==> flow/design.v <==
`timescale 1ns/1ps
module dut #(
    parameter int DATAW = 16
)(
    input  wire                 clk,
    input  wire                 rst_n,
    input  wire                 in_valid,
    output wire                 in_ready,
    input  wire signed [DATAW-1:0] in_data,
    output reg                  out_valid,
    input  wire                 out_ready,
    output reg signed [2*DATAW-1:0] out_data
);
    assign in_ready = rst_n && (!out_valid || out_ready);
    always @(posedge clk or negedge rst_n) begin
        if (!rst_n) begin
            out_valid <= 1'b0;
            out_data  <= '0;
        end else begin
            if (in_valid && in_ready) begin
                out_data  <= in_data * in_data;  
                out_valid <= 1'b1;
            end else if (out_valid && out_ready) begin
                out_valid <= 1'b0;
            end
        end
    end
endmodule
* Reports on dut
Tool output for the design above, in the order of the flow. Lines are those of the file above, counted from 1. Operators: Yosys type, input widths -> output width; for muxes data width and select width s. Cell names lack the library's common part. The mark -- stands for no value.
Design: design top dut, clock port clk, library sky130hd, timing corner tt_025C_1v80

* Word level
Source: Yosys, flattened and elaborated, memories not mapped. Widths are those after wreduce. Registers that Yosys merges into a memory's read port (data or address) are not register bits. Print and check cells do not count. Equal cells are merged and count once.
Bit counts: register bits 33, input bits 20, output and inout bits 34, cells after elaboration 11
Cells by class: $mul 1, multiplexer cells 2, reduce/logical cells 6
Operator list (number):
- $mul 16x16->32 | 1
- $logic_and 1x1->1 | 3
- $reduce_bool 2->1 | 1
- $mux 1 | 2
- $logic_or 1x1->1 | 1
- $logic_not 1->1 | 1

* Logic depth
Longest topological path by Yosys (ltp), each cell counted once; first at word level (registers and memories cut), then after technology mapping (sequential cells cut; the memories' decode and read muxes count).
Logic depth: depth after elaboration 5, ABC_AREA 1, mapped depth 28, mapped depth without buffers 26

* Netlist
Source: synth_stat.txt of the flow (Yosys; design flattened, memories mapped). It holds for the ABC_AREA given above (unset counts as 0); a run with the other value may have another netlist. The area totals of this step are shown rounded.
Cell types:
- fa_1 | number 233, total area 4.66E+03 µm²
- inv_1 | number 433, total area 1.63E+03 µm²
- nand2_1 | number 350, total area 1313.76 µm²
- ha_1 | number 89, total area 1.11E+03 µm²
- dfrtp_1 | number 32, total area 800.768 µm²
- nand3_1 | number 50, total area 250.24 µm²
- nor2_1 | number 46, total area 172.666 µm²
- xnor2_1 | number 15, total area 131.376 µm²
- a21oi_1 | number 25, total area 125.12 µm²
- clkbuf_1 | number 33, total area 123.869 µm²
- xor2_1 | number 9, total area 78.826 µm²
- nand4_1 | number 12, total area 75.072 µm²
- o21ai_0 | number 13, total area 65.062 µm²
- nor2_2 | number 10, total area 62.56 µm²
- nand2_2 | number 8, total area 50.048 µm²
- nor3_2 | number 5, total area 50.048 µm²
- o21bai_1 | number 6, total area 45.043 µm²
- nor3_1 | number 7, total area 35.034 µm²
Not listed: further types 16, cells in them 43.
Synthesis totals: mapped cells 1419, synthesis area 0.01104 mm², sequential area 0.0008008 mm², flip-flop cells 32, buffers 40

* Worst setup path after synthesis
OpenSTA on the mapped netlist: ideal clock, no wires. The path of least setup slack (recovery checks aside). Input and output delay are each 20% of the period. Register names are those of the netlist, which keeps one name where synthesis merged equal registers.
Path post-synthesis: kind input-to-reg, start point in in_data[1], end point reg out_data[31], period 7.5 ns, input delay 1.500 ns, setup time 0.118 ns, time at the first pin 1.500 ns, data arrival time 6.761 ns, required time 7.382 ns, path slack 0.621 ns, delay of the path 5.379 ns, driving pins on the path 25, path buffers 2, synthesis period reached 6.879 ns
"delay of the path" = arrival - input delay + setup time. "driving pins on the path": output pins that drive a net of the path, with the launching flip-flop's if there is one; two outputs of one cell count as two. "synthesis period reached" is the clock period less the worst setup slack; recovery checks do not enter. This is arithmetic on one report: input and output delays are still those of the set period (20% each). The rows between start and end are the longest chain of elaborated cells between them; the timing report does not say that the signal goes this way. Where chains are equally long, one stands for them. Each line given opens the expression or statement behind the cell; cells for indexed reads and writes are added by Yosys, which also makes memories of some case tables.
On the way, post-synthesis: cells stage by stage clkbuf_1 > clkbuf_1 > nand2_1 > inv_1 > fa_1 > fa_1 > inv_1 > fa_1 > fa_1 > inv_1 > fa_1 > inv_1 > fa_1 > inv_1 > ha_1 > nand2_2 > nor2_2 > inv_1 > nor3_2 > and2_1 > nand2_1 > nand2_1 > nand2_1 > nand3_1 > nand2_1, cells in the longest elaborated chain 1, elaborated cells between the ends (all ways) 1, RTL lines with such cells 1, those cells by class mul (1)
RTL lines, path post-synthesis:
- start, declared | line 9 | input  wire signed [DATAW-1:0] in_data,
- $mul 16x16->32 | line 21 | out_data  <= in_data * in_data;
- end, assigned | line 18 | out_data  <= '0;
- end, assigned | line 21
- end, declared | line 12 | output reg signed [2*DATAW-1:0] out_data

* Worst path after layout
From the final timing report of flow run 1: the path of least setup slack in the routed layout; clock arrival at registers is part of the times.
Path after layout: kind input-to-reg, start point in in_data[6], end point reg out_data[22], period 4.27 ns, input delay 0.85 ns, setup time 0.11 ns, time at the first pin 0.85 ns, data arrival time 5.92 ns, required time 4.43 ns, path slack -1.49 ns, driving pins on the path 25, path buffers 5
The rows between start and end are the longest chain of elaborated cells between them; the timing report does not say that the signal goes this way. Where chains are equally long, one stands for them.
On the way, after layout: cells stage by stage buf_6 > clkbuf_8 > buf_6 > buf_12 > buf_4 > nand2_1 > inv_1 > fa_1 > fa_2 > fa_2 > fa_1 > fa_1 > inv_1 > fa_1 > inv_1 > ha_4 > nand2_4 > nor2_4 > inv_2 > nor2_4 > nand4_1 > nand3_1 > nand2_1 > nand3_2 > nand2_1, cells in the longest elaborated chain 1, elaborated cells between the ends (all ways) 1, RTL lines with such cells 1, those cells by class mul (1)
RTL lines, path after layout:
- start, declared | line 9 | input  wire signed [DATAW-1:0] in_data,
- $mul 16x16->32 | line 21 | out_data  <= in_data * in_data;
- end, assigned | line 18 | out_data  <= '0;
- end, assigned | line 21
- end, declared | line 12 | output reg signed [2*DATAW-1:0] out_data

FLOW RESULTS
============

3 stored runs of dut in the flow (synthesis by Yosys, layout by OpenROAD, sky130hd cells), in arbitrary order. Constraints: input delay and output delay 20% of the set period each, output load 0.01 pF.
By "achieved clock period" is meant the clock period of the run minus its worst setup slack. This is arithmetic on one report: input and output delays are still those of the set period (20% each).
"critical path time" means the part of the period allowed to the worst setup path (the constraints hold back 20% at inputs and 20% at outputs) less its slack; where the path has registers, the arrival times of their clocks count too.
The measured numbers are rounded.

[flow run 1] flow files
==> flow/run.sh <==
#!/bin/bash
# the make line also repeats the synthesis and layout settings of config.mk as NAME=value (left out here)
make -C /OpenROAD-flow-scripts/flow DESIGN_CONFIG=/design/flow/config.mk WORK_HOME=/design/flow/orfs CLKGATE_MAP_FILE= finish
==> flow/config.mk <==
export PLATFORM = sky130hd
export DESIGN_NAME = dut
export DESIGN_NICKNAME = dut
export VERILOG_FILES = /design/flow/design.v
export SDC_FILE = /design/flow/constraint.sdc
export NUM_CORES = 4
export LEC_CHECK = 0
export ABC_AREA = 1
export CAP_MARGIN = 15
export CELL_PAD_IN_SITES_DETAIL_PLACEMENT = 0
export CELL_PAD_IN_SITES_GLOBAL_PLACEMENT = 3
export CORE_ASPECT_RATIO = 1.11
export CORE_MARGIN = 7
export CORE_UTILIZATION = 20
export GPL_ROUTABILITY_DRIVEN = 0
export GPL_TIMING_DRIVEN = 0
export HOLD_SLACK_MARGIN = 0.03
export MAX_ROUTING_LAYER = met4
export PLACE_DENSITY_LB_ADDON = 0.26
export SETUP_SLACK_MARGIN = 0.19
export SLEW_MARGIN = 25
export TNS_END_PERCENT = 10
==> flow/constraint.sdc <==
create_clock -name core_clock -period 4.27 [get_ports {clk}]
set_input_delay 0.8540 -clock core_clock [delete_from_list [all_inputs] [get_ports {clk}]]
set_output_delay 0.8540 -clock core_clock [all_outputs]
set_load 0.01 [all_outputs]

[flow run 1] result: total negative setup slack -31.63 ns; critical path time 4.91 ns; worst setup path type input-to-reg; die area 0.06196 mm²; final utilization 27.8%; chip area after synthesis (Yosys) 0.01104 mm²; std-cell area (final layout) 0.01512 mm²; achieved clock period 5.760 ns; worst setup slack after layout -1.490 ns

[flow run 2] flow files
==> flow/run.sh <==
#!/bin/bash
# the make line also repeats the synthesis and layout settings of config.mk as NAME=value (left out here)
make -C /OpenROAD-flow-scripts/flow DESIGN_CONFIG=/design/flow/config.mk WORK_HOME=/design/flow/orfs CLKGATE_MAP_FILE= finish
==> flow/config.mk <==
export PLATFORM = sky130hd
export DESIGN_NAME = dut
export DESIGN_NICKNAME = dut
export VERILOG_FILES = /design/flow/design.v
export SDC_FILE = /design/flow/constraint.sdc
export NUM_CORES = 4
export LEC_CHECK = 0
export CAP_MARGIN = 20
export CORE_MARGIN = 2
export CORE_UTILIZATION = 40
export PLACE_DENSITY = 0.6
export SETUP_SLACK_MARGIN = -0.53
export SLEW_MARGIN = 20
==> flow/constraint.sdc <==
create_clock -name core_clock -period 7.29 [get_ports {clk}]
set_input_delay 1.4580 -clock core_clock [delete_from_list [all_inputs] [get_ports {clk}]]
set_output_delay 1.4580 -clock core_clock [all_outputs]
set_load 0.01 [all_outputs]

[flow run 2] result: total negative setup slack 0.000 ns; critical path time 5.71 ns; worst setup path type input-to-reg; die area 0.02702 mm²; final utilization 47.8%; chip area after synthesis (Yosys) 0.01029 mm²; std-cell area (final layout) 0.01204 mm²; achieved clock period 7.164 ns; worst setup slack after layout 0.126 ns

[flow run 3] flow files
==> flow/run.sh <==
#!/bin/bash
# the make line also repeats the synthesis and layout settings of config.mk as NAME=value (left out here)
make -C /OpenROAD-flow-scripts/flow DESIGN_CONFIG=/design/flow/config.mk WORK_HOME=/design/flow/orfs CLKGATE_MAP_FILE= finish
==> flow/config.mk <==
export PLATFORM = sky130hd
export DESIGN_NAME = dut
export DESIGN_NICKNAME = dut
export VERILOG_FILES = /design/flow/design.v
export SDC_FILE = /design/flow/constraint.sdc
export NUM_CORES = 4
export LEC_CHECK = 0
export CAP_MARGIN = 20
export CORE_MARGIN = 2
export CORE_UTILIZATION = 40
export PLACE_DENSITY = 0.6
export SLEW_MARGIN = 20
==> flow/constraint.sdc <==
create_clock -name core_clock -period 7.29 [get_ports {clk}]
set_input_delay 1.4580 -clock core_clock [delete_from_list [all_inputs] [get_ports {clk}]]
set_output_delay 1.4580 -clock core_clock [all_outputs]
set_load 0.01 [all_outputs]

[flow run 3] result: total negative setup slack 0.000 ns; critical path time 5.58 ns; worst setup path type input-to-reg; die area 0.02702 mm²; final utilization 48.0%; chip area after synthesis (Yosys) 0.01029 mm²; std-cell area (final layout) 0.01209 mm²; achieved clock period 7.041 ns; worst setup slack after layout 0.249 ns
